==> flow/design.v <==
module counter_4_bit  
     (
         input  wire       clk          ,
         input  wire       rst          ,
         input  wire       enable       ,
		 output wire [3:0] count       
     );
reg [3:0] data ;
always @(posedge clk or negedge rst)
     begin
	     if(!rst)
	         begin			 
			     data <= 4'b0000 ; 	
			 end
	     else if (enable)
		     begin
                 data <= data + 4'b0001  ; 					     
	         end	
	 end
assign count =  data ;
endmodule
module ifft_add_sub  
     (
         input  wire  signed [15:0]  op_1       ,      
         input  wire  signed [15:0]  op_2       ,      
		 output wire  signed [15:0]  sum_out    ,      
		 output wire  signed [15:0]  sub_out           
     );
assign sum_out = op_1 + op_2 ;
assign sub_out = op_1 - op_2 ;
endmodule
module ifft_complex_multipier  
     (
         input  wire signed [15:0] op_1_real   ,
         input  wire signed [15:0] op_1_imag   ,
         input  wire signed [15:0] op_2_real   ,		 
         input  wire signed [15:0] op_2_imag   ,
         output wire signed [15:0] result_real ,
         output wire signed [15:0] result_imag 
     );
reg signed [31:0] op1r_x_op2r ;
reg signed [31:0] op1r_x_op2i ;
reg signed [31:0] op1i_x_op2r ;
reg signed [31:0] op1i_x_op2i ;
reg signed [31:0] o_r ;
reg signed [31:0] o_i ;
always @(*)
     begin	 
         op1r_x_op2r = op_1_real*op_2_real;  
         op1r_x_op2i = op_1_real*op_2_imag;  
         op1i_x_op2r = op_1_imag*op_2_real;  
         op1i_x_op2i = op_1_imag*op_2_imag; 
         o_r = op1r_x_op2r-op1i_x_op2i;  
         o_i = op1i_x_op2r+op1r_x_op2i;
	 end	 
assign result_real = o_r[25:10];
assign result_imag = o_i[25:10];
endmodule
module ifft_controller  
     (
         input  wire       clk               ,
         input  wire       rst               ,
         input  wire       enable            ,
		 input wire [3:0]  count             ,
         output reg        wr_enable_ram_3   ,
         output reg        wr_enable_ram_1_2 ,
         output reg        i_o_ctrl          ,       
		 output reg        ctrl              ,
         output reg        shift             ,
		 output reg        sel               ,       
		 output reg        count_en          ,       
		 output reg        done              ,    
		 output reg [3:0]  ram_1_rd_add      ,
         output reg [3:0]  ram_2_rd_add      ,
		 output reg [2:0]  ram_3_rd_add      ,
		 output reg [3:0]  ram_1_2_wr_add    ,
		 output reg [2:0]  ram_3_wr_add      ,
		 output reg [3:0]  rom_rd_add        
     );
localparam  [6:0] idle            = 7'b0000000,
                  phase_a         = 7'b0000001,
                  phase_b_1       = 7'b0000011,
                  phase_b_2       = 7'b0000010,
                  phase_b_3       = 7'b0000110,
                  phase_b_4       = 7'b0000111,
                  phase_b_5       = 7'b0000101,
                  phase_b_6       = 7'b0000100,
                  phase_b_7       = 7'b0001100,
                  phase_b_8       = 7'b0001101,
                  phase_b_9       = 7'b0001111,
                  phase_b_10      = 7'b0001110,
                  phase_b_11      = 7'b0001010,
                  phase_b_12      = 7'b0001011,
                  phase_b_13      = 7'b0001001,
                  phase_b_14      = 7'b0001000,
                  phase_b_15      = 7'b0011000,
                  phase_b_16      = 7'b0011001,
                  phase_c_1       = 7'b0011011,
                  phase_c_2       = 7'b0011010,
                  phase_c_3       = 7'b0011110,
                  phase_c_4       = 7'b0011111,
                  phase_c_5       = 7'b0011101,
                  phase_c_6       = 7'b0011100,
                  phase_c_7       = 7'b0010100,
                  phase_c_8       = 7'b0010101,
                  phase_c_9       = 7'b0010111,
                  phase_c_10      = 7'b0010110,
                  phase_c_11      = 7'b0010010,
                  phase_c_12      = 7'b0010011,
                  phase_c_13      = 7'b0010001,
                  phase_c_14      = 7'b0010000,
                  phase_c_15      = 7'b0110000,
                  phase_c_16      = 7'b0110001,
                  phase_d_1       = 7'b0110011,
                  phase_d_2       = 7'b0110010,
                  phase_d_3       = 7'b0110110,
                  phase_d_4       = 7'b0110111,
                  phase_d_5       = 7'b0110101,
                  phase_d_6       = 7'b0110100,
                  phase_d_7       = 7'b0111100,
                  phase_d_8       = 7'b0111101,
                  phase_d_9       = 7'b0111111,
                  phase_d_10      = 7'b0111110,
                  phase_d_11      = 7'b0111010,
                  phase_d_12      = 7'b0111011,
                  phase_d_13      = 7'b0111001,
                  phase_d_14      = 7'b0111000,
                  phase_d_15      = 7'b0101000,
                  phase_d_16      = 7'b0101001,
                  phase_e_1       = 7'b0101011,
                  phase_e_2       = 7'b0101010,
                  phase_e_3       = 7'b0101110,
                  phase_e_4       = 7'b0101111,
                  phase_e_5       = 7'b0101101,
                  phase_e_6       = 7'b0101100,
                  phase_e_7       = 7'b0100100,
                  phase_e_8       = 7'b0100101,
                  phase_e_9       = 7'b0100111,
                  phase_e_10      = 7'b0100110,
                  phase_e_11      = 7'b0100010,
                  phase_e_12      = 7'b0100011,
                  phase_e_13      = 7'b0100001,
                  phase_e_14      = 7'b0100000,
                  phase_e_15      = 7'b1100000,
                  phase_e_16      = 7'b1100001;	
reg         [6:0] current_state , next_state ;
always @(posedge clk or negedge rst)
     begin
	     if(!rst)
	         begin			 
			     current_state <= idle ; 	
			 end	    
	     else 
		     begin
			     current_state <= next_state ; 	
			 end 			 
	 end	 
always @(*)
     begin
         wr_enable_ram_3   = 1'b0 ;
         wr_enable_ram_1_2 = 1'b0 ;
         i_o_ctrl          = 1'b0 ;           
		 ctrl              = 1'b0 ;           
         shift             = 1'b0 ;
         count_en          = 1'b0 ;
		 sel               = 1'b0 ;           
		 done              = 1'b0 ;           
		 ram_1_rd_add      = 4'b0000 ;
         ram_2_rd_add      = 4'b0000 ;
		 ram_3_rd_add      = 3'b000  ;
		 ram_1_2_wr_add    = 4'b0000 ;
		 ram_3_wr_add      = 3'b000  ;
		 rom_rd_add        = 4'b0000  ;
	     case(current_state)
		     idle : 
			         begin
					     wr_enable_ram_3   = 1'b0 ;
					     wr_enable_ram_1_2 = 1'b0 ;
					     i_o_ctrl          = 1'b0 ;   
					     ctrl              = 1'b0 ;   
					     shift             = 1'b0 ;
					     count_en          = 1'b0 ;
					     sel               = 1'b0 ;   
					     done              = 1'b0 ;   
					     ram_1_rd_add      = 4'b0000 ;
					     ram_2_rd_add      = 4'b0000 ;
					     ram_3_rd_add      = 3'b000  ;
					     ram_1_2_wr_add    = 4'b0000 ;
					     ram_3_wr_add      = 3'b000  ;
						 rom_rd_add        = 4'b0000  ;
					 end
		     phase_a : 
			         begin
					     wr_enable_ram_1_2 = 1'b1 ;
					     i_o_ctrl          = 1'b1 ;   
					     shift             = 1'b1 ;
					     count_en          = 1'b1 ;
					     sel               = 1'b1 ;    
					 end					 
             phase_b_1 : 
			         begin
                         wr_enable_ram_3   = 1'b1 ;
                         wr_enable_ram_1_2 = 1'b1 ;  
                         ram_1_rd_add      = 4'b0000 ;
                         ram_2_rd_add      = 4'b1000 ;
                         ram_1_2_wr_add    = 4'b0000 ;
                         ram_3_wr_add      = 3'b000  ;
					 end
             phase_b_2 : 
			         begin
                         wr_enable_ram_3   = 1'b1 ;
                         wr_enable_ram_1_2 = 1'b1 ;  
                         ram_1_rd_add      = 4'b0001 ;
                         ram_2_rd_add      = 4'b1001 ;
                         ram_1_2_wr_add    = 4'b0001 ;
                         ram_3_wr_add      = 3'b001  ;
					 end
             phase_b_3 : 
			         begin
					     wr_enable_ram_3   = 1'b1 ;
						 wr_enable_ram_1_2 = 1'b1 ;  
						 ram_1_rd_add      = 4'b0010 ;
						 ram_2_rd_add      = 4'b1010 ;
						 ram_1_2_wr_add    = 4'b0010 ;
						 ram_3_wr_add      = 3'b010  ;
					 end
             phase_b_4 : 
			         begin
					     wr_enable_ram_3   = 1'b1 ;
						 wr_enable_ram_1_2 = 1'b1 ;  
						 ram_1_rd_add      = 4'b0011 ;
						 ram_2_rd_add      = 4'b1011 ;
						 ram_1_2_wr_add    = 4'b0011 ;
						 ram_3_wr_add      = 3'b011  ;
					 end
             phase_b_5 : 
			         begin
					     wr_enable_ram_3   = 1'b1 ;
						 wr_enable_ram_1_2 = 1'b1 ;  
						 ram_1_rd_add      = 4'b0100 ;
						 ram_2_rd_add      = 4'b1100 ;
						 ram_1_2_wr_add    = 4'b1000 ;
						 ram_3_wr_add      = 3'b100  ;
					 end
             phase_b_6 : 
			         begin
					     wr_enable_ram_3   = 1'b1 ;
						 wr_enable_ram_1_2 = 1'b1 ;  
						 ram_1_rd_add      = 4'b0101 ;
						 ram_2_rd_add      = 4'b1101 ;
						 ram_1_2_wr_add    = 4'b1001 ;
						 ram_3_wr_add      = 3'b101  ;					    
					 end
             phase_b_7 : 
			         begin						    
					     wr_enable_ram_3   = 1'b1 ;
						 wr_enable_ram_1_2 = 1'b1 ;  
						 ram_1_rd_add      = 4'b0110 ;
						 ram_2_rd_add      = 4'b1110 ;
						 ram_1_2_wr_add    = 4'b1010 ;
						 ram_3_wr_add      = 3'b110  ;					  		 
					 end
             phase_b_8 : 
			         begin
					     wr_enable_ram_3   = 1'b1 ;
						 wr_enable_ram_1_2 = 1'b1 ;  
						 ram_1_rd_add      = 4'b0111 ;
						 ram_2_rd_add      = 4'b1111 ;
						 ram_1_2_wr_add    = 4'b1011 ;
						 ram_3_wr_add      = 3'b111  ;	
					 end
             phase_b_9 : 
			         begin
						 wr_enable_ram_1_2 = 1'b1 ;
						 ctrl              = 1'b1 ;    
						 ram_3_rd_add      = 3'b000  ;
						 ram_1_2_wr_add    = 4'b0100 ;
						 rom_rd_add        = 4'b0000  ;
					 end
             phase_b_10 : 
			         begin
						 wr_enable_ram_1_2 = 1'b1 ;
						 ctrl              = 1'b1 ;    
						 ram_3_rd_add      = 3'b001  ;
						 ram_1_2_wr_add    = 4'b0101 ;
						 rom_rd_add        = 3'b001  ;
					 end
             phase_b_11 : 
			         begin
						 wr_enable_ram_1_2 = 1'b1 ;
						 ctrl              = 1'b1 ;    
						 ram_3_rd_add      = 3'b010  ;
						 ram_1_2_wr_add    = 4'b0110 ;
						 rom_rd_add        = 4'b0010  ;
					 end
             phase_b_12 : 
			         begin
						 wr_enable_ram_1_2 = 1'b1 ;
						 ctrl              = 1'b1 ;    
						 ram_3_rd_add      = 3'b011  ;
						 ram_1_2_wr_add    = 4'b0111 ;
						 rom_rd_add        = 4'b0011  ;
					 end
             phase_b_13 : 
			         begin
						 wr_enable_ram_1_2 = 1'b1 ;
						 ctrl              = 1'b1 ;    
						 ram_3_rd_add      = 3'b100  ;
						 ram_1_2_wr_add    = 4'b1100 ;
						 rom_rd_add        = 4'b0100  ;
					 end
             phase_b_14 : 
			         begin
						 wr_enable_ram_1_2 = 1'b1 ;
						 ctrl              = 1'b1 ;    
						 ram_3_rd_add      = 3'b101  ;
						 ram_1_2_wr_add    = 4'b1101 ;
						 rom_rd_add        = 4'b0101  ;				    
					 end
             phase_b_15 : 
			         begin
						 wr_enable_ram_1_2 = 1'b1 ;
						 ctrl              = 1'b1 ;    
						 ram_3_rd_add      = 3'b110  ;
						 ram_1_2_wr_add    = 4'b1110 ;
						 rom_rd_add        = 4'b0110  ;	
					 end
             phase_b_16 : 
			         begin
						 wr_enable_ram_1_2 = 1'b1 ;
						 ctrl              = 1'b1 ;    
						 ram_3_rd_add      = 3'b111  ;
						 ram_1_2_wr_add    = 4'b1111 ;
						 rom_rd_add        = 4'b0111  ;	
					 end
             phase_c_1 : 
			         begin
                         wr_enable_ram_3   = 1'b1 ;
                         wr_enable_ram_1_2 = 1'b1 ;  
                         ram_1_rd_add      = 4'b0000 ;
                         ram_2_rd_add      = 4'b1000 ;
                         ram_1_2_wr_add    = 4'b0000 ;
                         ram_3_wr_add      = 3'b000  ;					     
					 end
             phase_c_2 : 
			         begin
                         wr_enable_ram_3   = 1'b1 ;
                         wr_enable_ram_1_2 = 1'b1 ;  
                         ram_1_rd_add      = 4'b0001 ;
                         ram_2_rd_add      = 4'b1001 ;
                         ram_1_2_wr_add    = 4'b0001 ;
                         ram_3_wr_add      = 3'b001  ;						    
					 end
             phase_c_3 : 
			         begin
                         wr_enable_ram_3   = 1'b1 ;
                         wr_enable_ram_1_2 = 1'b1 ;  
                         ram_1_rd_add      = 4'b0010 ;
                         ram_2_rd_add      = 4'b1010 ;
                         ram_1_2_wr_add    = 4'b1000 ;
                         ram_3_wr_add      = 3'b010  ;						    
					 end
             phase_c_4 : 
			         begin
                         wr_enable_ram_3   = 1'b1 ;
                         wr_enable_ram_1_2 = 1'b1 ;  
                         ram_1_rd_add      = 4'b0011 ;
                         ram_2_rd_add      = 4'b1011 ;
                         ram_1_2_wr_add    = 4'b1001 ;
                         ram_3_wr_add      = 3'b011  ;
					 end
             phase_c_5 :                                           
			         begin
						 wr_enable_ram_1_2 = 1'b1 ;
						 ctrl              = 1'b1 ;    
						 ram_3_rd_add      = 3'b000  ;
						 ram_1_2_wr_add    = 4'b0010 ;
						 rom_rd_add        = 4'b1000  ;						    
					 end
             phase_c_6 : 
			         begin
						 wr_enable_ram_1_2 = 1'b1 ;
						 ctrl              = 1'b1 ;    
						 ram_3_rd_add      = 3'b001  ;
						 ram_1_2_wr_add    = 4'b0011 ;
						 rom_rd_add        = 4'b1001  ;						    
					 end
             phase_c_7 : 
			         begin
						 wr_enable_ram_1_2 = 1'b1 ;
						 ctrl              = 1'b1 ;    
						 ram_3_rd_add      = 3'b010  ;
						 ram_1_2_wr_add    = 4'b1010 ;
						 rom_rd_add        = 4'b1010  ;						    
					 end
             phase_c_8 : 
			         begin
						 wr_enable_ram_1_2 = 1'b1 ;
						 ctrl              = 1'b1 ;    
						 ram_3_rd_add      = 3'b011  ;
						 ram_1_2_wr_add    = 4'b1011 ;
						 rom_rd_add        = 4'b1011  ;						    
					 end
             phase_c_9 :                                   
			         begin
                         wr_enable_ram_3   = 1'b1 ;
                         wr_enable_ram_1_2 = 1'b1 ;  
                         ram_1_rd_add      = 4'b0100 ;
                         ram_2_rd_add      = 4'b1100 ;
                         ram_1_2_wr_add    = 4'b0100 ;
                         ram_3_wr_add      = 3'b000  ;					    
					 end
             phase_c_10 : 
			         begin
                         wr_enable_ram_3   = 1'b1 ;
                         wr_enable_ram_1_2 = 1'b1 ;  
                         ram_1_rd_add      = 4'b0101 ;
                         ram_2_rd_add      = 4'b1101 ;
                         ram_1_2_wr_add    = 4'b0101 ;
                         ram_3_wr_add      = 3'b001  ;						    
					 end
             phase_c_11 : 
			         begin
                         wr_enable_ram_3   = 1'b1 ;
                         wr_enable_ram_1_2 = 1'b1 ;  
                         ram_1_rd_add      = 4'b0110 ;
                         ram_2_rd_add      = 4'b1110 ;
                         ram_1_2_wr_add    = 4'b1100 ;
                         ram_3_wr_add      = 3'b010  ;						    
					 end
             phase_c_12 : 
			         begin
                         wr_enable_ram_3   = 1'b1 ;
                         wr_enable_ram_1_2 = 1'b1 ;  
                         ram_1_rd_add      = 4'b0111 ;
                         ram_2_rd_add      = 4'b1111 ;
                         ram_1_2_wr_add    = 4'b1101 ;
                         ram_3_wr_add      = 3'b011  ;						    
					 end
             phase_c_13 : 
			         begin
						 wr_enable_ram_1_2 = 1'b1 ;
						 ctrl              = 1'b1 ;    
						 ram_3_rd_add      = 3'b000  ;
						 ram_1_2_wr_add    = 4'b0110 ;
						 rom_rd_add        = 4'b1000  ;							    
					 end
             phase_c_14 : 
			         begin
						 wr_enable_ram_1_2 = 1'b1 ;
						 ctrl              = 1'b1 ;    
						 ram_3_rd_add      = 3'b001  ;
						 ram_1_2_wr_add    = 4'b0111 ;
						 rom_rd_add        = 4'b1001  ;						    
					 end
             phase_c_15 : 
			         begin
						 wr_enable_ram_1_2 = 1'b1 ;
						 ctrl              = 1'b1 ;    
						 ram_3_rd_add      = 3'b010  ;
						 ram_1_2_wr_add    = 4'b1110 ;
						 rom_rd_add        = 4'b1010  ;						    
					 end
             phase_c_16 : 
			         begin
						 wr_enable_ram_1_2 = 1'b1 ;
						 ctrl              = 1'b1 ;    
						 ram_3_rd_add      = 3'b011  ;
						 ram_1_2_wr_add    = 4'b1111 ;
						 rom_rd_add        = 4'b1011  ;						    
					 end
             phase_d_1 :                                        
			         begin
                         wr_enable_ram_3   = 1'b1 ;
                         wr_enable_ram_1_2 = 1'b1 ;  
                         ram_1_rd_add      = 4'b0000 ;
                         ram_2_rd_add      = 4'b1000 ;
                         ram_1_2_wr_add    = 4'b0000 ;
                         ram_3_wr_add      = 3'b000  ;
					 end
             phase_d_2 : 
			         begin
                         wr_enable_ram_3   = 1'b1 ;
                         wr_enable_ram_1_2 = 1'b1 ;  
                         ram_1_rd_add      = 4'b0001 ;
                         ram_2_rd_add      = 4'b1001 ;
                         ram_1_2_wr_add    = 4'b1000 ;
                         ram_3_wr_add      = 3'b001  ;					    
					 end
             phase_d_3 : 
			         begin
						 wr_enable_ram_1_2 = 1'b1 ;
						 ctrl              = 1'b1 ;    
						 ram_3_rd_add      = 3'b000  ;
						 ram_1_2_wr_add    = 4'b0001;
						 rom_rd_add        = 4'b1100  ;						    
					 end
             phase_d_4 : 
			         begin
						 wr_enable_ram_1_2 = 1'b1 ;
						 ctrl              = 1'b1 ;    
						 ram_3_rd_add      = 3'b001  ;
						 ram_1_2_wr_add    = 4'b1001 ;
						 rom_rd_add        = 4'b1101  ;						    
					 end
             phase_d_5 :                                          
			         begin
					     wr_enable_ram_3   = 1'b1 ;
						 wr_enable_ram_1_2 = 1'b1 ;  
						 ram_1_rd_add      = 4'b0010 ;
						 ram_2_rd_add      = 4'b1010 ;
						 ram_1_2_wr_add    = 4'b0010 ;
						 ram_3_wr_add      = 3'b000  ;	 
					 end
             phase_d_6 : 
			         begin
					     wr_enable_ram_3   = 1'b1 ;
						 wr_enable_ram_1_2 = 1'b1 ;  
						 ram_1_rd_add      = 4'b0011 ;
						 ram_2_rd_add      = 4'b1011 ;
						 ram_1_2_wr_add    = 4'b1010 ;
						 ram_3_wr_add      = 3'b001  ;						    					  		 
					 end
             phase_d_7 : 
			         begin
						 wr_enable_ram_1_2 = 1'b1 ;
						 ctrl              = 1'b1 ;    
						 ram_3_rd_add      = 3'b000 ;
						 ram_1_2_wr_add    = 4'b0011 ;
						 rom_rd_add        = 4'b1100  ;						    
					 end
             phase_d_8 : 
			         begin
						 wr_enable_ram_1_2 = 1'b1 ;
						 ctrl              = 1'b1 ;    
						 ram_3_rd_add      = 3'b001 ;
						 ram_1_2_wr_add    = 4'b1011 ;
						 rom_rd_add        = 4'b1101  ;						    					  		 
					 end
             phase_d_9 :                                              
			         begin
					     wr_enable_ram_3   = 1'b1 ;
						 wr_enable_ram_1_2 = 1'b1 ;  
						 ram_1_rd_add      = 4'b0100 ;
						 ram_2_rd_add      = 4'b1100 ;
						 ram_1_2_wr_add    = 4'b0100 ;
						 ram_3_wr_add      = 3'b000  ;						    
					 end
             phase_d_10 : 
			         begin
					     wr_enable_ram_3   = 1'b1 ;
						 wr_enable_ram_1_2 = 1'b1 ;  
						 ram_1_rd_add      = 4'b0101 ;
						 ram_2_rd_add      = 4'b1101 ;
						 ram_1_2_wr_add    = 4'b1100 ;
						 ram_3_wr_add      = 3'b001  ;					    
					 end
             phase_d_11 : 
			         begin
						 wr_enable_ram_1_2 = 1'b1 ;
						 ctrl              = 1'b1 ;    
						 ram_3_rd_add      = 3'b000 ;
						 ram_1_2_wr_add    = 4'b0101 ;
						 rom_rd_add        = 4'b1100  ;						    
					 end
             phase_d_12 : 
			         begin
						 wr_enable_ram_1_2 = 1'b1 ;
						 ctrl              = 1'b1 ;    
						 ram_3_rd_add      = 3'b001 ;
						 ram_1_2_wr_add    = 4'b1101 ;
						 rom_rd_add        = 4'b1101  ;	
					 end
             phase_d_13 :                                          
			         begin
					     wr_enable_ram_3   = 1'b1 ;
						 wr_enable_ram_1_2 = 1'b1 ;  
						 ram_1_rd_add      = 4'b0110 ;
						 ram_2_rd_add      = 4'b1110 ;
						 ram_1_2_wr_add    = 4'b0110 ;
						 ram_3_wr_add      = 3'b000  ;						    					  		 
					 end
             phase_d_14 : 
			         begin
					     wr_enable_ram_3   = 1'b1 ;
						 wr_enable_ram_1_2 = 1'b1 ;  
						 ram_1_rd_add      = 4'b0111 ;
						 ram_2_rd_add      = 4'b1111 ;
						 ram_1_2_wr_add    = 4'b1110 ;
						 ram_3_wr_add      = 3'b001  ;						    					  		 
					 end
             phase_d_15 : 
			         begin
						 wr_enable_ram_1_2 = 1'b1 ;
						 ctrl              = 1'b1 ;    
						 ram_3_rd_add      = 3'b000 ;
						 ram_1_2_wr_add    = 4'b0111 ;
						 rom_rd_add        = 4'b1100  ;						    
					 end
             phase_d_16 : 
			         begin
						 wr_enable_ram_1_2 = 1'b1 ;
						 ctrl              = 1'b1 ;    
						 ram_3_rd_add      = 3'b001 ;
						 ram_1_2_wr_add    = 4'b1111 ;
						 rom_rd_add        = 4'b1101  ;						    					  		 
					 end
             phase_e_1 :                                                     
			         begin
					     wr_enable_ram_3   = 1'b1 ;
						 ram_1_rd_add      = 4'b0000 ;
						 ram_2_rd_add      = 4'b1000 ;
						 ram_3_wr_add      = 3'b000  ;
						 done              = 1'b1 ;						 
					 end
             phase_e_2 : 
			         begin
						 ctrl              = 1'b1 ;    
						 ram_3_rd_add      = 3'b000 ;
						 rom_rd_add        = 4'b1110  ;	
						 done              = 1'b1 ;						 
					 end
             phase_e_3 : 
			         begin
					     wr_enable_ram_3   = 1'b1 ;
						 ram_1_rd_add      = 4'b0001 ;
						 ram_2_rd_add      = 4'b1001 ;
						 ram_3_wr_add      = 3'b000  ;	
						 done              = 1'b1 ;						 
					 end
             phase_e_4 : 
			         begin
						 ctrl              = 1'b1 ;    
						 ram_3_rd_add      = 3'b000 ;
						 rom_rd_add        = 4'b1110  ;	
						 done              = 1'b1 ;						 
					 end
             phase_e_5 : 
			         begin
					     wr_enable_ram_3   = 1'b1 ;
						 ram_1_rd_add      = 4'b0010 ;
						 ram_2_rd_add      = 4'b1010 ;
						 ram_3_wr_add      = 3'b000  ;	
						 done              = 1'b1 ;						 
					 end
             phase_e_6 : 
			         begin
						 ctrl              = 1'b1 ;    
						 ram_3_rd_add      = 3'b000 ;
						 rom_rd_add        = 4'b1110  ;	
						 done              = 1'b1 ;						 
					 end
             phase_e_7 : 
			         begin
					     wr_enable_ram_3   = 1'b1 ;
						 ram_1_rd_add      = 4'b0011 ;
						 ram_2_rd_add      = 4'b1011;
						 ram_3_wr_add      = 3'b000  ;	
						 done              = 1'b1 ;						 
					 end
             phase_e_8 : 
			         begin
						 ctrl              = 1'b1 ;    
						 ram_3_rd_add      = 3'b000 ;
						 rom_rd_add        = 4'b1110  ;	
						 done              = 1'b1 ;						 
					 end
             phase_e_9 : 
			         begin
					     wr_enable_ram_3   = 1'b1 ;
						 ram_1_rd_add      = 4'b0100 ;
						 ram_2_rd_add      = 4'b1100 ;
						 ram_3_wr_add      = 3'b000  ;	
						 done              = 1'b1 ;						 
					 end
             phase_e_10 : 
			         begin
						 ctrl              = 1'b1 ;    
						 ram_3_rd_add      = 3'b000 ;
						 rom_rd_add        = 4'b1110  ;	
						 done              = 1'b1 ;						 
					 end
             phase_e_11 : 
			         begin
					     wr_enable_ram_3   = 1'b1 ;
						 ram_1_rd_add      = 4'b0101 ;
						 ram_2_rd_add      = 4'b1101 ;
						 ram_3_wr_add      = 3'b000  ;	
						 done              = 1'b1 ;						 
					 end
             phase_e_12 : 
			         begin
						 ctrl              = 1'b1 ;    
						 ram_3_rd_add      = 3'b000 ;
						 rom_rd_add        = 4'b1110  ;	
						 done              = 1'b1 ;						 
					 end
             phase_e_13 : 
			         begin
					     wr_enable_ram_3   = 1'b1 ;
						 ram_1_rd_add      = 4'b0110 ;
						 ram_2_rd_add      = 4'b1110 ;
						 ram_3_wr_add      = 3'b000  ;	
						 done              = 1'b1 ;						 
					 end
             phase_e_14 : 
			         begin
						 ctrl              = 1'b1 ;    
						 ram_3_rd_add      = 3'b000 ;
						 rom_rd_add        = 4'b1110  ;	
						 done              = 1'b1 ;						 
					 end
             phase_e_15 : 
			         begin
					     wr_enable_ram_3   = 1'b1 ;
						 ram_1_rd_add      = 4'b0111 ;
						 ram_2_rd_add      = 4'b1111 ;
						 ram_3_wr_add      = 3'b000  ;	
						 done              = 1'b1 ;			
						 done              = 1'b1 ;						 
					 end
             phase_e_16 : 
			         begin
						 ctrl              = 1'b1 ;    
						 ram_3_rd_add      = 3'b000 ;
						 rom_rd_add        = 4'b1110  ;
						 done              = 1'b1 ;						 
					 end				 
             default :
			 	     begin
					     wr_enable_ram_3   = 1'b0 ;
					     wr_enable_ram_1_2 = 1'b0 ;
					     i_o_ctrl          = 1'b0 ;   
					     ctrl              = 1'b0 ;   
					     shift             = 1'b0 ;
					     count_en          = 1'b0 ;
					     sel               = 1'b0 ;   
					     done              = 1'b0 ;   
					     ram_1_rd_add      = 4'b0000 ;
					     ram_2_rd_add      = 4'b0000 ;
					     ram_3_rd_add      = 3'b000  ;
					     ram_1_2_wr_add    = 4'b0000 ;
					     ram_3_wr_add      = 3'b000  ;
					     rom_rd_add        = 3'b000  ;
					 end						 
		 endcase
     end		 
always @(*)
     begin
	     case(current_state)
		     idle : 
			         begin
					     if (enable==1'b1)
					         begin
					 	  	     next_state = phase_a ;			 							 
					         end
					     else 
						     begin
							     next_state = idle ;							 							 
							 end					 
					 end
		     phase_a : 
			         begin
					     if (count == 4'b1111)
					         begin
					 	  	     next_state = phase_b_1 ;			 	  					 
					         end
					     else 
						     begin
							     next_state = phase_a ;							 							 
							 end					 
					 end					 
             phase_b_1 : 
			         begin
					 	 next_state = phase_b_2 ;			 							 
					 end
             phase_b_2 : 
			         begin
					 	 next_state = phase_b_3 ;			 							 
					 end
             phase_b_3 : 
			         begin
					 	 next_state = phase_b_4 ;			 							 
					 end
             phase_b_4 : 
			         begin
					 	 next_state = phase_b_5 ;			 							 
					 end
             phase_b_5 : 
			         begin
					 	 next_state = phase_b_6 ;			 							 
					 end
             phase_b_6 : 
			         begin
					 	 next_state = phase_b_7 ;			 							 
					 end
             phase_b_7 : 
			         begin
					 	 next_state = phase_b_8 ;			 							 
					 end
             phase_b_8 : 
			         begin
					 	 next_state = phase_b_9 ;			 							 
					 end
             phase_b_9 : 
			         begin
					 	 next_state = phase_b_10 ;			 							 
					 end
             phase_b_10 : 
			         begin
					 	 next_state = phase_b_11 ;			 							 
					 end
             phase_b_11 : 
			         begin
					 	 next_state = phase_b_12 ;			 							 
					 end
             phase_b_12 : 
			         begin
					 	 next_state = phase_b_13 ;			 							 
					 end
             phase_b_13 : 
			         begin
					 	 next_state = phase_b_14 ;			 							 
					 end
             phase_b_14 : 
			         begin
					 	 next_state = phase_b_15 ;			 							 
					 end
             phase_b_15 : 
			         begin
					 	 next_state = phase_b_16 ;			 							 
					 end
             phase_b_16 : 
			         begin
					 	 next_state = phase_c_1 ;		                 							 
					 end
             phase_c_1 : 
			         begin
					 	 next_state = phase_c_2 ;			 							 
					 end
             phase_c_2 : 
			         begin
					 	 next_state = phase_c_3 ;			 							 
					 end
             phase_c_3 : 
			         begin
					 	 next_state = phase_c_4 ;			 							 
					 end
             phase_c_4 : 
			         begin
					 	 next_state = phase_c_5 ;			 							 
					 end
             phase_c_5 : 
			         begin
					 	 next_state = phase_c_6 ;			 							 
					 end
             phase_c_6 : 
			         begin
					 	 next_state = phase_c_7 ;			 							 
					 end
             phase_c_7 : 
			         begin
					 	 next_state = phase_c_8 ;			 							 
					 end
             phase_c_8 : 
			         begin
					 	 next_state = phase_c_9 ;			 							 
					 end
             phase_c_9 : 
			         begin
					 	 next_state = phase_c_10 ;			 							 
					 end
             phase_c_10 : 
			         begin
					 	 next_state = phase_c_11 ;			 							 
					 end
             phase_c_11 : 
			         begin
					 	 next_state = phase_c_12 ;			 							 
					 end
             phase_c_12 : 
			         begin
					 	 next_state = phase_c_13 ;			 							 
					 end
             phase_c_13 : 
			         begin
					 	 next_state = phase_c_14 ;			 							 
					 end
             phase_c_14 : 
			         begin
					 	 next_state = phase_c_15 ;			 							 
					 end
             phase_c_15 : 
			         begin
					 	 next_state = phase_c_16 ;			 							 
					 end
             phase_c_16 : 
			         begin
					 	 next_state = phase_d_1 ;			 							 
					 end
             phase_d_1 : 
			         begin
					 	 next_state = phase_d_2 ;			 							 
					 end
             phase_d_2 : 
			         begin
					 	 next_state = phase_d_3 ;			 							 
					 end
             phase_d_3 : 
			         begin
					 	 next_state = phase_d_4 ;			 							 
					 end
             phase_d_4 : 
			         begin
					 	 next_state = phase_d_5 ;			 							 
					 end
             phase_d_5 : 
			         begin
					 	 next_state = phase_d_6 ;			 							 
					 end
             phase_d_6 : 
			         begin
					 	 next_state = phase_d_7 ;			 							 
					 end
             phase_d_7 : 
			         begin
					 	 next_state = phase_d_8 ;			 							 
					 end
             phase_d_8 : 
			         begin
					 	 next_state = phase_d_9 ;			 							 
					 end
             phase_d_9 : 
			         begin
					 	 next_state = phase_d_10 ;			 							 
					 end
             phase_d_10 : 
			         begin
					 	 next_state = phase_d_11 ;			 							 
					 end
             phase_d_11 : 
			         begin
					 	 next_state = phase_d_12 ;			 							 
					 end
             phase_d_12 : 
			         begin
					 	 next_state = phase_d_13 ;			 							 
					 end
             phase_d_13 : 
			         begin
					 	 next_state = phase_d_14 ;			 							 
					 end
             phase_d_14 : 
			         begin
					 	 next_state = phase_d_15 ;			 							 
					 end
             phase_d_15 : 
			         begin
					 	 next_state = phase_d_16 ;			 							 
					 end
             phase_d_16 : 
			         begin
					 	 next_state = phase_e_1 ;			 							 
					 end
             phase_e_1 : 
			         begin
					 	 next_state = phase_e_2 ;			 							 
					 end
             phase_e_2 : 
			         begin
					 	 next_state = phase_e_3 ;			 							 
					 end
             phase_e_3 : 
			         begin
					 	 next_state = phase_e_4 ;			 							 
					 end
             phase_e_4 : 
			         begin
					 	 next_state = phase_e_5 ;			 							 
					 end
             phase_e_5 : 
			         begin
					 	 next_state = phase_e_6 ;			 							 
					 end
             phase_e_6 : 
			         begin
					 	 next_state = phase_e_7 ;			 							 
					 end
             phase_e_7 : 
			         begin
					 	 next_state = phase_e_8 ;			 							 
					 end
             phase_e_8 : 
			         begin
					 	 next_state = phase_e_9 ;			 							 
					 end
             phase_e_9 : 
			         begin
					 	 next_state = phase_e_10 ;			 							 
					 end
             phase_e_10 : 
			         begin
					 	 next_state = phase_e_11 ;			 							 
					 end
             phase_e_11 : 
			         begin
					 	 next_state = phase_e_12 ;			 							 
					 end
             phase_e_12 : 
			         begin
					 	 next_state = phase_e_13 ;			 							 
					 end
             phase_e_13 : 
			         begin
					 	 next_state = phase_e_14 ;			 							 
					 end
             phase_e_14 : 
			         begin
					 	 next_state = phase_e_15 ;			 							 
					 end
             phase_e_15 : 
			         begin
					 	 next_state = phase_e_16 ;			 							 
					 end
             phase_e_16 : 
			         begin
					 	 next_state = idle ;			 							 
					 end					 
             default :
			 	     begin
				         next_state = idle ;			 							 
					 end						 
		 endcase
	 end			 
endmodule
module ifft_mux  
     (
         input  wire [15:0] in_0,
         input  wire [15:0] in_1,
         input  wire        sel ,
         output reg  [15:0] out 
     );
always @(*)
     begin
	     case(sel)
			 2'b0:  
			     begin
				     out = in_0;
				 end
			 2'b1:  
			     begin
				     out = in_1;
				 end
         endcase		 
	 end	 
endmodule
module ifft_mux_add  
     (
         input  wire [3:0] in_0,
         input  wire [3:0] in_1,
         input  wire        sel ,
         output reg  [3:0] out 
     );
always @(*)
     begin
	     case(sel)
			 2'b0:  
			     begin
				     out = in_0;
				 end
			 2'b1:  
			     begin
				     out = in_1;
				 end
         endcase		 
	 end	 
endmodule
module ifft_p2s  
     (
	     input   wire           clk      ,
	     input   wire           rst      ,
	     input   wire           wr_en    ,
	     input   wire           shift    ,
		 input   wire  [3:0]    count    ,   
         input   wire  [15:0]   in_0     ,
         input   wire  [15:0]   in_1     ,
         input   wire  [15:0]   in_2     ,
         input   wire  [15:0]   in_3     ,
         input   wire  [15:0]   in_4     ,
         input   wire  [15:0]   in_5     ,
         input   wire  [15:0]   in_6     ,
         input   wire  [15:0]   in_7     ,
         input   wire  [15:0]   in_8     ,
         input   wire  [15:0]   in_9     ,
         input   wire  [15:0]   in_10    ,
         input   wire  [15:0]   in_11    ,
		 output  wire  [15:0]   data_out     
     );
reg    [15:0] r_0     ;
reg    [15:0] r_1     ;
reg    [15:0] r_2     ;
reg    [15:0] r_3     ;
reg    [15:0] r_4     ;
reg    [15:0] r_5     ;
reg    [15:0] r_6     ;
reg    [15:0] r_7     ;
reg    [15:0] r_8     ;
reg    [15:0] r_9     ;
reg    [15:0] r_10    ;
reg    [15:0] r_11    ;
always @(posedge clk or negedge rst )
     begin
	     if(!rst)
		     begin
			     r_0   <= 16'h0000;
				 r_1   <= 16'h0000;
				 r_2   <= 16'h0000;
				 r_3   <= 16'h0000;
				 r_4   <= 16'h0000;
				 r_5   <= 16'h0000;
				 r_6   <= 16'h0000;
				 r_7   <= 16'h0000;
				 r_8   <= 16'h0000;
				 r_9   <= 16'h0000;
				 r_10  <= 16'h0000;
				 r_11  <= 16'h0000;
			 end
         else if(shift)
		     begin         
			     r_0   <= r_1      ;
			     r_1   <= r_2      ;
			     r_2   <= r_3      ;
			     r_3   <= r_4      ;
			     r_4   <= r_5      ;
			     r_5   <= r_6      ;
			     r_6   <= r_7      ;
			     r_7   <= r_8      ;
			     r_8   <= r_9      ;
			     r_9   <= r_10     ;
			     r_10  <= r_11     ;
			     r_11  <= 16'h0000 ;
             end			 
	     else if(wr_en) 
		     begin
 			     r_0   <= in_0 ;
			     r_1   <= in_1 ;
			     r_2   <= in_2 ;
			     r_3   <= in_3 ;
			     r_4   <= in_4 ;
			     r_5   <= in_5 ;
			     r_6   <= in_6 ;
			     r_7   <= in_7 ;
			     r_8   <= in_8 ;
			     r_9   <= in_9 ;
			     r_10  <= in_10;
			     r_11  <= in_11;	
			 end	
	 end	 
assign data_out = r_0 ;
endmodule
module ifft_ram  
    #( 
	     parameter DATA_WIDTH = 16, 
	     parameter ADDR_WIDTH = 4, 
	     parameter DEPTH      = 16
     )
     (
         input   wire                        clk                       ,
         input   wire                        rst                       ,
         input   wire                        wr_en                     ,
         input   wire  [ADDR_WIDTH-1:0]      rd_add                    ,
         input   wire  [ADDR_WIDTH-1:0]      wr_add                    ,
		   input   wire  [DATA_WIDTH-1:0]      data_in                   ,
		   output  wire   [DATA_WIDTH-1:0]      data_out                  
     );
reg   [DATA_WIDTH-1:0] mem [2**ADDR_WIDTH-1:0];
always @(posedge clk )
     begin
         if(wr_en) 
		     begin
 			     mem[wr_add] <= data_in ;
			 end				 
	 end	 
			assign	  data_out  = mem [rd_add] ;
endmodule
module ifft_tf_rom  
     (
         input  wire  [3 :0]   rd_add    ,
		 output reg   [15:0]   data_out_imag ,
		 output reg   [15:0]   data_out_real
     );
always @(*)
     begin
	     case(rd_add)
             4'b0000: data_out_imag=16'b0000000000000000;     
             4'b0001: data_out_imag=16'b0000000110000111;     
             4'b0010: data_out_imag=16'b0000001011010100;     
             4'b0011: data_out_imag=16'b0000001110110010;     
             4'b0100: data_out_imag=16'b0000010000000000;     
             4'b0101: data_out_imag=16'b0000001110110010;     
             4'b0110: data_out_imag=16'b0000001011010100;     
             4'b0111: data_out_imag=16'b0000000110000111;     
             4'b1000: data_out_imag=16'b0000000000000000;     
             4'b1001: data_out_imag=16'b0000001011010100;     
             4'b1010: data_out_imag=16'b0000010000000000;     
             4'b1011: data_out_imag=16'b0000001011010100;     
             4'b1100: data_out_imag=16'b0000000000000000;     
             4'b1101: data_out_imag=16'b0000010000000000;     
             4'b1110: data_out_imag=16'b0000000000000000;     
			 default: data_out_imag=16'b0000000000000000;     
         endcase    
	 end
always @(*)
     begin
	     case(rd_add)
             4'b0000: data_out_real=16'b0000010000000000;     
             4'b0001: data_out_real=16'b0000001110110010;     
             4'b0010: data_out_real=16'b0000001011010100;     
             4'b0011: data_out_real=16'b0000000110000111;     
             4'b0100: data_out_real=16'b0000000000000000;     
             4'b0101: data_out_real=16'b1111111001111000;     
             4'b0110: data_out_real=16'b1111110100101011;     
             4'b0111: data_out_real=16'b1111110001001101;     
             4'b1000: data_out_real=16'b0000010000000000;     
             4'b1001: data_out_real=16'b0000001011010100;     
             4'b1010: data_out_real=16'b0000000000000000;     
             4'b1011: data_out_real=16'b1111110100101011;     
             4'b1100: data_out_real=16'b0000010000000000;     
             4'b1101: data_out_real=16'b0000000000000000;     
             4'b1110: data_out_real=16'b0000010000000000;     
			 default: data_out_real=16'b0000000000000000;     
         endcase    
	 end
endmodule
module ifft_top 
     (
         input   wire           clk           ,                 
         input   wire           rst           ,                 
		 input   wire           ifft_enable   ,                 
		 input   wire  [15:0]   in_0_real     ,                 
         input   wire  [15:0]   in_1_real     ,                 
         input   wire  [15:0]   in_2_real     ,                 
         input   wire  [15:0]   in_3_real     ,                 
         input   wire  [15:0]   in_4_real     ,                 
         input   wire  [15:0]   in_5_real     ,                 
         input   wire  [15:0]   in_6_real     ,                 
         input   wire  [15:0]   in_7_real     ,                 
         input   wire  [15:0]   in_8_real     ,                 
         input   wire  [15:0]   in_9_real     ,                 
         input   wire  [15:0]   in_10_real    ,                 
         input   wire  [15:0]   in_11_real    ,                 
		 input   wire  [15:0]   in_0_imag     ,                 
         input   wire  [15:0]   in_1_imag     ,                 
         input   wire  [15:0]   in_2_imag     ,                 
         input   wire  [15:0]   in_3_imag     ,                 
         input   wire  [15:0]   in_4_imag     ,                 
         input   wire  [15:0]   in_5_imag     ,                 
         input   wire  [15:0]   in_6_imag     ,                 
         input   wire  [15:0]   in_7_imag     ,                 
         input   wire  [15:0]   in_8_imag     ,                 
         input   wire  [15:0]   in_9_imag     ,                 
         input   wire  [15:0]   in_10_imag    ,                 
         input   wire  [15:0]   in_11_imag    ,                 
		 output  wire  [15:0]   ifft_out_real ,                 
		 output  wire  [15:0]   ifft_out_imag ,                 
		 output  wire           finish                          
     );
wire [15:0] w_1 ;                                           
wire [15:0] w_2 ;                                           
wire [15:0] w_3 ;                                           
wire [15:0] w_4 ;                                           
wire [15:0] w_5 ;                                           
wire [15:0] w_6 ;                                           
wire [15:0] w_7 ;                                           
wire [15:0] w_8 ;                                           
wire [15:0] w_9 ;                                           
wire [15:0] w_10 ;                                          
wire [15:0] w_11;                                           
wire [15:0] w_12 ;                                          
wire [15:0] w_13;                                           
wire [15:0] w_14 ;                                          
wire [15:0] w_15;                                           
wire [15:0] w_16 ;                                          
wire [15:0] w_17;                                           
wire [15:0] w_18 ;                                          
wire [15:0] w_19;                                           
wire [15:0] w_20 ;                                          
wire [3:0]  wr_add_ram_1_2;                                 
wire [3:0]  wr_add_ctrl ;                                   
wire [3:0]  count ;                                         
wire [3:0]  ram_1_rd_add ;                                  
wire [3:0]  ram_2_rd_add ;                                  
wire [3:0]  rom_rd_add   ;                                  
wire [2:0]  ram_3_rd_add ;                                  
wire [2:0]  ram_3_wr_add ;                                  
wire        shift ;                                         
wire        sel ;                                           
wire        ctrl ;                                          
wire        count_en ;                                      
wire        wr_enable_ram_3  ;                              
wire        wr_enable_ram_1_2;                              
wire        i_o_ctrl ;                                      
ifft_controller  control_unit
     (
         .clk               (clk) ,
         .rst               (rst) ,
         .enable            (ifft_enable) ,
		 .count             (count) ,
         .wr_enable_ram_3   (wr_enable_ram_3) ,
         .wr_enable_ram_1_2 (wr_enable_ram_1_2) ,
         .i_o_ctrl          (i_o_ctrl) ,       
		 .ctrl              (ctrl) ,
         .shift             (shift) ,
		 .sel               (sel) ,            
		 .count_en          (count_en) ,       
		 .done              (finish) ,      
		 .ram_1_rd_add      (ram_1_rd_add) ,
         .ram_2_rd_add      (ram_2_rd_add) ,
		 .ram_3_rd_add      (ram_3_rd_add) ,
		 .ram_1_2_wr_add    (wr_add_ctrl) ,
		 .ram_3_wr_add      (ram_3_wr_add) ,
		 .rom_rd_add        (rom_rd_add) 
     );
ifft_add_sub   butterfly_real 
     (
         .op_1    (w_9)   ,      
         .op_2    (w_11)  ,      
		 .sum_out (w_17)  ,      
		 .sub_out (w_18)         
     );
ifft_add_sub   butterfly_imag 
     (
         .op_1    (w_10)  ,      
         .op_2    (w_12)  ,      
		 .sum_out (w_19)  ,      
		 .sub_out (w_20)         
     );
ifft_complex_multipier  complex_multipier
     (
         .op_1_real   (w_13),
         .op_1_imag   (w_14),
         .op_2_real   (w_7),		 
         .op_2_imag   (w_8),
         .result_real (w_15),
         .result_imag (w_16)
     );
ifft_tf_rom  rom_tf
     (
         .rd_add        (rom_rd_add),
		 .data_out_imag (w_8),
		 .data_out_real (w_7)
     );
ifft_ram   
    #( 
	     .DATA_WIDTH(16) , 
	     .ADDR_WIDTH(4 ) , 
	     .DEPTH     (16) 
     )
	 ram_1_real
     (
         .clk       (clk)   ,
         .rst       (rst)   ,
         .wr_en     (wr_enable_ram_1_2)   ,
         .rd_add    (ram_1_rd_add)   ,
         .wr_add    (wr_add_ram_1_2)   ,
		 .data_in   (w_3)   ,
		 .data_out  (w_9)   
     );
ifft_ram   
    #( 
	     .DATA_WIDTH(16) , 
	     .ADDR_WIDTH(4 ) , 
	     .DEPTH     (16) 
     )
	 ram_1_imag
     (
         .clk       (clk)   ,
         .rst       (rst)   ,
         .wr_en     (wr_enable_ram_1_2)   ,
         .rd_add    (ram_1_rd_add)   ,
         .wr_add    (wr_add_ram_1_2)   ,
		 .data_in   (w_4)   ,
		 .data_out  (w_10)   
     );
ifft_ram   
    #( 
	     .DATA_WIDTH(16) , 
	     .ADDR_WIDTH(4 ) , 
	     .DEPTH     (16) 
     )
	 ram_2_real
     (
         .clk       (clk)   ,
         .rst       (rst)   ,
         .wr_en     (wr_enable_ram_1_2)   ,
         .rd_add    (ram_2_rd_add)   ,
         .wr_add    (wr_add_ram_1_2)   ,
		 .data_in   (w_3)   ,
		 .data_out  (w_11)   
     );
ifft_ram   
    #( 
	     .DATA_WIDTH(16) , 
	     .ADDR_WIDTH(4 ) , 
	     .DEPTH     (16) 
     )
	 ram_2_imag
     (
         .clk       (clk)   ,
         .rst       (rst)   ,
         .wr_en     (wr_enable_ram_1_2)   ,
         .rd_add    (ram_2_rd_add)   ,
         .wr_add    (wr_add_ram_1_2)   ,
		 .data_in   (w_4)   ,
		 .data_out  (w_12)   
     );
ifft_ram   
    #( 
	     .DATA_WIDTH(16) , 
	     .ADDR_WIDTH(3 ) , 
	     .DEPTH     (16) 
     )
	 ram_3_real
     (
         .clk       (clk)   ,
         .rst       (rst)   ,
         .wr_en     (wr_enable_ram_3)   ,
         .rd_add    (ram_3_rd_add)   ,
         .wr_add    (ram_3_wr_add)   ,
		 .data_in   (w_18)   ,
		 .data_out  (w_13)   
     );
ifft_ram   
    #( 
	     .DATA_WIDTH(16) , 
	     .ADDR_WIDTH(3 ) , 
	     .DEPTH     (16) 
     )
	 ram_3_imag
     (
         .clk       (clk)   ,
         .rst       (rst)   ,
         .wr_en     (wr_enable_ram_3)   ,
         .rd_add    (ram_3_rd_add)   ,
         .wr_add    (ram_3_wr_add)   ,
		 .data_in   (w_20)   ,
		 .data_out  (w_14)   
     );
ifft_p2s  p2s_real
     (
	     .clk      (clk),
	     .rst      (rst),
	     .wr_en    (ifft_enable),
	     .shift    (shift),
		 .count    (count),   
         .in_0     (in_0_real ),
         .in_1     (in_1_real ),
         .in_2     (in_2_real ),
         .in_3     (in_3_real ),
         .in_4     (in_4_real ),
         .in_5     (in_5_real ),
         .in_6     (in_6_real ),
         .in_7     (in_7_real ),
         .in_8     (in_8_real ),
         .in_9     (in_9_real ),
         .in_10    (in_10_real),
         .in_11    (in_11_real),
		 .data_out (w_1)    
     );
ifft_p2s  p2s_imag
     (
	     .clk      (clk),
	     .rst      (rst),
	     .wr_en    (ifft_enable),
	     .shift    (shift),
		 .count    (count),   
         .in_0     (in_0_imag ),
         .in_1     (in_1_imag ),
         .in_2     (in_2_imag ),
         .in_3     (in_3_imag ),
         .in_4     (in_4_imag ),
         .in_5     (in_5_imag ),
         .in_6     (in_6_imag ),
         .in_7     (in_7_imag ),
         .in_8     (in_8_imag ),
         .in_9     (in_9_imag ),
         .in_10    (in_10_imag),
         .in_11    (in_11_imag),
		 .data_out (w_2)    
     );
counter_4_bit  counter_phase_a
     (
         .clk      (clk)         ,
         .rst      (rst)         ,
         .enable   (count_en)    ,
		 .count    (count)   
     );
ifft_mux_add   wr_address_mux_ram_1
     (
         .in_0 (wr_add_ctrl) ,
         .in_1 (count) ,
         .sel  (sel) ,
         .out  (wr_add_ram_1_2)
     );
ifft_mux  input_mux_real
     (
         .in_0 (w_5),
         .in_1 (w_1),
         .sel  (i_o_ctrl),
         .out  (w_3)
     );
ifft_mux  input_mux_imag
     (
         .in_0 (w_6),
         .in_1 (w_2),
         .sel  (i_o_ctrl),
         .out  (w_4)
     );	 
ifft_mux  ctrl_mux_real
     (
         .in_0 (w_17),
         .in_1 (w_15),
         .sel  (ctrl),
         .out  (w_5)
     );
ifft_mux  ctrl_mux_imag
     (
         .in_0 (w_19),
         .in_1 (w_16),
         .sel  (ctrl),
         .out  (w_6)
     );	 
assign ifft_out_real = w_3 ;                                           
assign ifft_out_imag = w_4 ;                                           
endmodule
Tool chain data of ifft_top
What the tools print for ifft_top, step after step.
Line numbers count from 1 in the design file above.
Cell names lack the library's common part.
{"block": "setup", "top_module": "ifft_top", "clk_port": "clk", "lib": "sky130hd", "corner": "tt_025C_1v80"}

Word-level counts
Source: Yosys, flattened and elaborated, memories not mapped. Widths are those after wreduce. Registers that Yosys merges into a memory's read port (data or address) are not register bits. Print and check cells do not count.
Yosys's memory passes give these memory sizes; they may raise the number of words (mostly to a power of two), join words into wider ones and drop unused or constant bits.
{"block": "op_classes", "n_addsub": 7, "multipliers": 4, "equal": 65, "mux": 64, "bitwise": 3, "reduce_and_logical": 2}
{"block": "op_table", "op": "multiplier 16 x 16 -> 26 bit", "n": 4}
{"block": "op_table", "op": "2-to-1 mux 16 bit", "n": 52}
{"block": "op_table", "op": "parallel mux 7 bit (select 65 bit)", "n": 1}
{"block": "op_table", "op": "== test 7 x 6 -> 1 bit with constant B", "n": 32}
{"block": "op_table", "op": "parallel mux 16 bit (select 2 bit)", "n": 4}
{"block": "op_table", "op": "== test 7 x 5 -> 1 bit with constant B", "n": 16}
{"block": "op_table", "op": "== test 7 x 4 -> 1 bit with constant B", "n": 8}
{"block": "op_table", "op": "adder 16 bit", "n": 2}
{"block": "op_table", "op": "subtractor 16 bit", "n": 2}
{"block": "op_table", "op": "== test 7 x 3 -> 1 bit with constant B", "n": 4}
{"block": "op_table", "op": "adder 26 bit", "n": 1}
{"block": "op_table", "op": "subtractor 26 bit", "n": 1}
Other operator kinds: 13; their cells: 18.
{"block": "word_totals", "register_bits": 395, "ramBits": 1280, "rom_bits": 4128, "n_memories": 9, "input_bits": 387, "word_cells": 180}
{"block": "memory_table", "name": "(no name shown)", "words": 128, "word_bits": 29, "read_ports": 1, "write_ports": 0, "line_no": 174, "source": "case(current_state)"}
{"block": "memory_table", "name": "(no name shown)", "words": 16, "word_bits": 16, "read_ports": 1, "write_ports": 0, "line_no": 1215, "source": "case(rd_add)"}
{"block": "memory_table", "name": "ram_1_imag.mem", "words": 16, "word_bits": 16, "read_ports": 1, "write_ports": 1, "line_no": 1176, "source": "reg   [DATA_WIDTH-1:0] mem [2**ADDR_WIDTH-1:0];"}
{"block": "memory_table", "name": "ram_1_real.mem", "words": 16, "word_bits": 16, "read_ports": 1, "write_ports": 1, "line_no": 1176}
Further memories, not shown: 5.

Logic depth
Yosys ltp: most cells in a row. Word level: on the elaborated netlist, between registers, memories and ports. Mapped: between sequential cells and ports; inverters and the memories' decode and read muxes count.
{"block": "depth", "depth_word": 5, "ABC_AREA": 0, "ltp_mapped": 48, "mapped_depth_nobuf": 41}

Synthesis result
Yosys stat after the flow's synthesis: flattened, memories mapped to cells. It holds for the ABC_AREA given above (unset counts as 0); a run with the other value may have another netlist.
Totals and module areas in this step are rounded.
{"block": "types", "cell_type": "edfxtp_1", "n": 768, "type_area_um2": 2.31E+04}
{"block": "types", "cell_type": "fa_1", "n": 764, "type_area_um2": 1.53E+04}
{"block": "types", "cell_type": "dfrtp_1", "n": 395, "type_area_um2": 9884.48}
{"block": "types", "cell_type": "mux2i_1", "n": 503, "type_area_um2": 5.03E+03}
{"block": "types", "cell_type": "ha_1", "n": 390, "type_area_um2": 4879.68}
{"block": "types", "cell_type": "nand2_1", "n": 1167, "type_area_um2": 4.38E+03}
{"block": "types", "cell_type": "inv_1", "n": 1041, "type_area_um2": 3.91E+03}
{"block": "types", "cell_type": "o21ai_0", "n": 479, "type_area_um2": 2.4E+03}
{"block": "types", "cell_type": "nor2_1", "n": 528, "type_area_um2": 1.98E+03}
{"block": "types", "cell_type": "nand3_1", "n": 360, "type_area_um2": 1.8E+03}
Other cell types: 71; their cells: 1282.
{"block": "mapped", "cells": 7677, "mapped_area_um2": 81000, "sequential_area_um2": 33000, "flip_flops": 1163, "n_buf": 404}
By module: a second synthesis without flattening, with its own total; a netlist apart from the flattened one above.
{"block": "unflattened", "cells_unflattened": 8164, "hier_area_um2": 110000}
Rows give one instance, submodules left out.
{"block": "modules", "mod": "ifft_ram", "n_inst": 4, "cells": 416, "mod_area_um2": 9700}
{"block": "modules", "mod": "ifft_complex_multipier", "n_inst": 1, "cells": 3639, "mod_area_um2": 33000}
{"block": "modules", "mod": "ifft_p2s", "n_inst": 2, "cells": 815, "mod_area_um2": 8800}
{"block": "modules", "mod": "ifft_ram", "n_inst": 2, "cells": 198, "mod_area_um2": 5000}
{"block": "modules", "mod": "ifft_add_sub", "n_inst": 2, "cells": 219, "mod_area_um2": 1600}
{"block": "modules", "mod": "ifft_controller", "n_inst": 1, "cells": 239, "mod_area_um2": 1700}
{"block": "modules", "mod": "ifft_mux", "n_inst": 4, "cells": 18, "mod_area_um2": 250}
Further modules, not shown: 4.

Worst setup path after synthesis
Path of least setup slack by OpenSTA after synthesis, without wires, with an ideal clock, recovery checks aside; 20% of the period is set as input and as output delay. Where synthesis merged equal registers, the netlist keeps one of their names.
{"block": "synth_timing", "kind": "register to output", "start": "register control_unit.current_state[1]", "end": "output port ifft_out_real[14]", "clock_period_ps": 13600, "out_delay_ps": 2720, "launch_ps": 0, "arrival_time_ps": 10963, "t_required_ps": 10880, "path_slack_ps": -83, "path_delay_ps": 10963, "driving_pins": 45, "period_less_setup_slack_ps": 13683}
"path_delay_ps" is the arrival time less input delay plus setup time.
A path that ends at an output port has no setup time.
"driving_pins": output pins that drive a net of the path, with the launching flip-flop's if there is one; two outputs of one cell count as two.
"period_less_setup_slack_ps" = period - worst setup slack (recovery checks aside). The figure is calculated, with input and output delays left at 20% of the set period.
The rows between start and end are the longest chain of elaborated cells between them; the timing report does not say that the signal goes this way. Where chains are equally long, one stands for them.
Each line given opens the expression or statement behind the cell; cells for indexed reads and writes are added by Yosys, which also makes memories of some case tables.
A memory read counts as a cell of the chain, while the word-level depth stops at memories.
{"block": "synth_between", "cell_sequence": "dfrtp_1 > clkbuf_1 > inv_1 > ha_1 > clkbuf_1 > nand2b_1 > a311oi_1 > a211oi_4 > (+29 left out) > a21oi_1 > nand2_1 > o21bai_2 > a221oi_2 > o21ai_1 > xor2_1 > mux2i_1 > a21oi_1", "elab_chain_cells": 6, "cone_cells": 15, "cone_lines": 9, "cone_classes": "add/sub (2); mul (2); mux (2); logic (2); memory (7)"}
{"block": "synth_rtl", "item": "start: declaration", "line_no": 146, "source": "reg         [6:0] current_state , next_state ;"}
{"block": "synth_rtl", "item": "start: assignment", "line_no": 151, "source": "current_state <= idle ;"}
{"block": "synth_rtl", "item": "start: assignment", "line_no": 155, "source": "current_state <= next_state ;"}
{"block": "synth_rtl", "item": "memory (128 x 29 bit)", "line_no": 174, "source": "case(current_state)"}
{"block": "synth_rtl", "item": "memory (8 x 16 bit)", "line_no": 1176, "source": "reg   [DATA_WIDTH-1:0] mem [2**ADDR_WIDTH-1:0];"}
{"block": "synth_rtl", "item": "multiplier 16 x 16 -> 26 bit", "line_no": 49, "source": "op1r_x_op2r = op_1_real*op_2_real;"}
{"block": "synth_rtl", "item": "subtractor 26 bit", "line_no": 53, "source": "o_r = op1r_x_op2r-op1i_x_op2i;"}
{"block": "synth_rtl", "item": "parallel mux 16 bit (select 2 bit) (2 in a row)", "line_no": 1045, "source": "case(sel)"}
{"block": "synth_rtl", "item": "end: declaration", "line_no": 1264, "source": "output wire [15:0] ifft_out_real ,"}

Timing after layout
From the final timing report of flow run 1: the path of least setup slack in the routed layout; clock arrival at registers is part of the times.
The report prints the path's times to 10 ps; the period is as set.
{"block": "layout_timing", "kind": "register to output", "start": "register control_unit.current_state[2]", "end": "output port ifft_out_imag[15]", "clock_period_ps": 10800, "out_delay_ps": 2160, "launch_ps": 730, "arrival_time_ps": 10630, "t_required_ps": 8640, "path_slack_ps": -1990, "driving_pins": 40}
The rows between start and end are the longest chain of elaborated cells between them; the timing report does not say that the signal goes this way. Where chains are equally long, one stands for them.
A memory read counts as a cell of the chain, while the word-level depth stops at memories.
{"block": "layout_between", "cell_sequence": "dfrtp_2 > buf_4 > xnor2_4 > mux2_4 > a211oi_4 > buf_12 > buf_8 > buf_12 > (+24 left out) > o22ai_4 > o21bai_4 > xnor2_4 > buf_4 > nand2_2 > o211ai_1 > buf_4 > buf_6", "elab_chain_cells": 6, "cone_cells": 15, "cone_lines": 9, "cone_classes": "add/sub (2); mul (2); mux (2); logic (2); memory (7)"}
{"block": "layout_rtl", "item": "start: declaration", "line_no": 146, "source": "reg         [6:0] current_state , next_state ;"}
{"block": "layout_rtl", "item": "start: assignment", "line_no": 151, "source": "current_state <= idle ;"}
{"block": "layout_rtl", "item": "start: assignment", "line_no": 155, "source": "current_state <= next_state ;"}
{"block": "layout_rtl", "item": "memory (128 x 29 bit)", "line_no": 174, "source": "case(current_state)"}
{"block": "layout_rtl", "item": "memory (8 x 16 bit)", "line_no": 1176, "source": "reg   [DATA_WIDTH-1:0] mem [2**ADDR_WIDTH-1:0];"}
{"block": "layout_rtl", "item": "multiplier 16 x 16 -> 26 bit", "line_no": 51, "source": "op1i_x_op2r = op_1_imag*op_2_real;"}
{"block": "layout_rtl", "item": "adder 26 bit", "line_no": 54, "source": "o_i = op1i_x_op2r+op1r_x_op2i;"}
{"block": "layout_rtl", "item": "parallel mux 16 bit (select 2 bit) (2 in a row)", "line_no": 1045, "source": "case(sel)"}
{"block": "layout_rtl", "item": "end: declaration", "line_no": 1265, "source": "output wire [15:0] ifft_out_imag ,"}

Hand-over note for ifft_top

Top module ifft_top; platform sky130hd; tools Yosys and OpenROAD; 4 stored runs in no particular order. Input and output delays are each 20% of the period that was set; the output load is 0.01 pF.
"achieved_period_ps": clock period set for the run, less the worst setup slack. It is reckoned from that one timing run; input and output delays stay at 20% of the period that was set.
By "worstPathTime_ps" is meant the share of the clock period that the worst setup path is allowed (20% is reserved at inputs, 20% at outputs), minus its slack. Clock arrival times at its registers enter into it.
By "totalPower_mw" is meant OpenSTA's value without simulated activity: inputs other than the clock are taken to toggle once in ten clock periods, and the tool carries that through the logic.
"worstPathTime_ps" is known to 10 ps.
Measured values are rounded.

Flow run 1
==> flow/run.sh <==
#!/bin/bash
# the make line also repeats the synthesis and layout settings of config.mk as NAME=value (left out here)
make -C /OpenROAD-flow-scripts/flow DESIGN_CONFIG=/design/flow/config.mk WORK_HOME=/design/flow/orfs CLKGATE_MAP_FILE= finish
==> flow/config.mk <==
export PLATFORM = sky130hd
export DESIGN_NAME = ifft_top
export DESIGN_NICKNAME = ifft_top
export VERILOG_FILES = /design/flow/design.v
export SDC_FILE = /design/flow/constraint.sdc
export NUM_CORES = 4
export LEC_CHECK = 0
export CAP_MARGIN = 35
export CELL_PAD_IN_SITES_DETAIL_PLACEMENT = 1
export CELL_PAD_IN_SITES_GLOBAL_PLACEMENT = 1
export CORE_MARGIN = 3
export CORE_UTILIZATION = 40
export GPL_ROUTABILITY_DRIVEN = 1
export MIN_ROUTING_LAYER = met1
export SLEW_MARGIN = 20
==> flow/constraint.sdc <==
create_clock -name core_clock -period 10.8 [get_ports {clk}]
set_input_delay 2.1600 -clock core_clock [delete_from_list [all_inputs] [get_ports {clk}]]
set_output_delay 2.1600 -clock core_clock [all_outputs]
set_load 0.01 [all_outputs]

==> results of flow run 1, as JSON <==
{
  "ys_area_um2": 81000,
  "die_footprint_um2": 210000,
  "post_route_stdcell_area_um2": 100000,
  "post_route_util_frac": 0.51,
  "ws_setup_ps": -2000,
  "setup_tns_ps": -54000,
  "final_hold_ws_ps": 470,
  "totalPower_mw": 9.7,
  "achieved_period_ps": 12790,
  "worstPathTime_ps": 10630,
  "critical_path_kind": "register to output"
}

Flow run 2
==> flow/run.sh <==
#!/bin/bash
# the make line also repeats the synthesis and layout settings of config.mk as NAME=value (left out here)
make -C /OpenROAD-flow-scripts/flow DESIGN_CONFIG=/design/flow/config.mk WORK_HOME=/design/flow/orfs CLKGATE_MAP_FILE= finish
==> flow/config.mk <==
export PLATFORM = sky130hd
export DESIGN_NAME = ifft_top
export DESIGN_NICKNAME = ifft_top
export VERILOG_FILES = /design/flow/design.v
export SDC_FILE = /design/flow/constraint.sdc
export NUM_CORES = 4
export LEC_CHECK = 0
export CAP_MARGIN = 20
export CORE_MARGIN = 2
export CORE_UTILIZATION = 40
export SETUP_SLACK_MARGIN = 1.77
export SLEW_MARGIN = 20
==> flow/constraint.sdc <==
create_clock -name core_clock -period 13.5 [get_ports {clk}]
set_input_delay 2.7000 -clock core_clock [delete_from_list [all_inputs] [get_ports {clk}]]
set_output_delay 2.7000 -clock core_clock [all_outputs]
set_load 0.01 [all_outputs]

==> results of flow run 2, as JSON <==
{
  "ys_area_um2": 81000,
  "die_footprint_um2": 210000,
  "post_route_stdcell_area_um2": 97000,
  "post_route_util_frac": 0.49,
  "ws_setup_ps": 230,
  "setup_tns_ps": 0,
  "final_hold_ws_ps": 460,
  "totalPower_mw": 7.7,
  "achieved_period_ps": 13268,
  "worstPathTime_ps": 10570,
  "critical_path_kind": "register to output"
}

Flow run 3
==> flow/run.sh <==
#!/bin/bash
# the make line also repeats the synthesis and layout settings of config.mk as NAME=value (left out here)
make -C /OpenROAD-flow-scripts/flow DESIGN_CONFIG=/design/flow/config.mk WORK_HOME=/design/flow/orfs CLKGATE_MAP_FILE= finish
==> flow/config.mk <==
export PLATFORM = sky130hd
export DESIGN_NAME = ifft_top
export DESIGN_NICKNAME = ifft_top
export VERILOG_FILES = /design/flow/design.v
export SDC_FILE = /design/flow/constraint.sdc
export NUM_CORES = 4
export LEC_CHECK = 0
export CAP_MARGIN = 20
export CELL_PAD_IN_SITES_GLOBAL_PLACEMENT = 1
export CORE_ASPECT_RATIO = 1.12
export CORE_MARGIN = 2
export CORE_UTILIZATION = 19
export CTS_CLUSTER_SIZE = 65
export GPL_ROUTABILITY_DRIVEN = 0
export GPL_TIMING_DRIVEN = 0
export MAX_ROUTING_LAYER = met5
export MIN_ROUTING_LAYER = met2
export SETUP_SLACK_MARGIN = 2.65
export SLEW_MARGIN = 0
export TNS_END_PERCENT = 100
==> flow/constraint.sdc <==
create_clock -name core_clock -period 12.3 [get_ports {clk}]
set_input_delay 2.4600 -clock core_clock [delete_from_list [all_inputs] [get_ports {clk}]]
set_output_delay 2.4600 -clock core_clock [all_outputs]
set_load 0.01 [all_outputs]

==> results of flow run 3, as JSON <==
{
  "ys_area_um2": 81000,
  "die_footprint_um2": 430000,
  "post_route_stdcell_area_um2": 100000,
  "post_route_util_frac": 0.25,
  "ws_setup_ps": -1800,
  "setup_tns_ps": -42000,
  "final_hold_ws_ps": 420,
  "totalPower_mw": 8.4,
  "achieved_period_ps": 14113,
  "worstPathTime_ps": 11650,
  "critical_path_kind": "register to output"
}

Flow run 4
==> flow/run.sh <==
#!/bin/bash
# the make line also repeats the synthesis and layout settings of config.mk as NAME=value (left out here)
make -C /OpenROAD-flow-scripts/flow DESIGN_CONFIG=/design/flow/config.mk WORK_HOME=/design/flow/orfs CLKGATE_MAP_FILE= finish
==> flow/config.mk <==
export PLATFORM = sky130hd
export DESIGN_NAME = ifft_top
export DESIGN_NICKNAME = ifft_top
export VERILOG_FILES = /design/flow/design.v
export SDC_FILE = /design/flow/constraint.sdc
export NUM_CORES = 4
export LEC_CHECK = 0
export ABC_AREA = 0
export CAP_MARGIN = 25
export CELL_PAD_IN_SITES_DETAIL_PLACEMENT = 2
export CORE_MARGIN = 2
export CORE_UTILIZATION = 20
export CTS_CLUSTER_DIAMETER = 392
export GPL_ROUTABILITY_DRIVEN = 1
export PLACE_DENSITY_LB_ADDON = 0.0
export SETUP_SLACK_MARGIN = -1.48
export SLEW_MARGIN = 20
==> flow/constraint.sdc <==
create_clock -name core_clock -period 20.0 [get_ports {clk}]
set_input_delay 4.0000 -clock core_clock [delete_from_list [all_inputs] [get_ports {clk}]]
set_output_delay 4.0000 -clock core_clock [all_outputs]
set_load 0.01 [all_outputs]

==> results of flow run 4, as JSON <==
{
  "ys_area_um2": 81000,
  "die_footprint_um2": 410000,
  "post_route_stdcell_area_um2": 98000,
  "post_route_util_frac": 0.24,
  "ws_setup_ps": 1100,
  "setup_tns_ps": 0,
  "final_hold_ws_ps": 450,
  "totalPower_mw": 5.7,
  "achieved_period_ps": 18947,
  "worstPathTime_ps": 14950,
  "critical_path_kind": "register to output"
}

End of note.
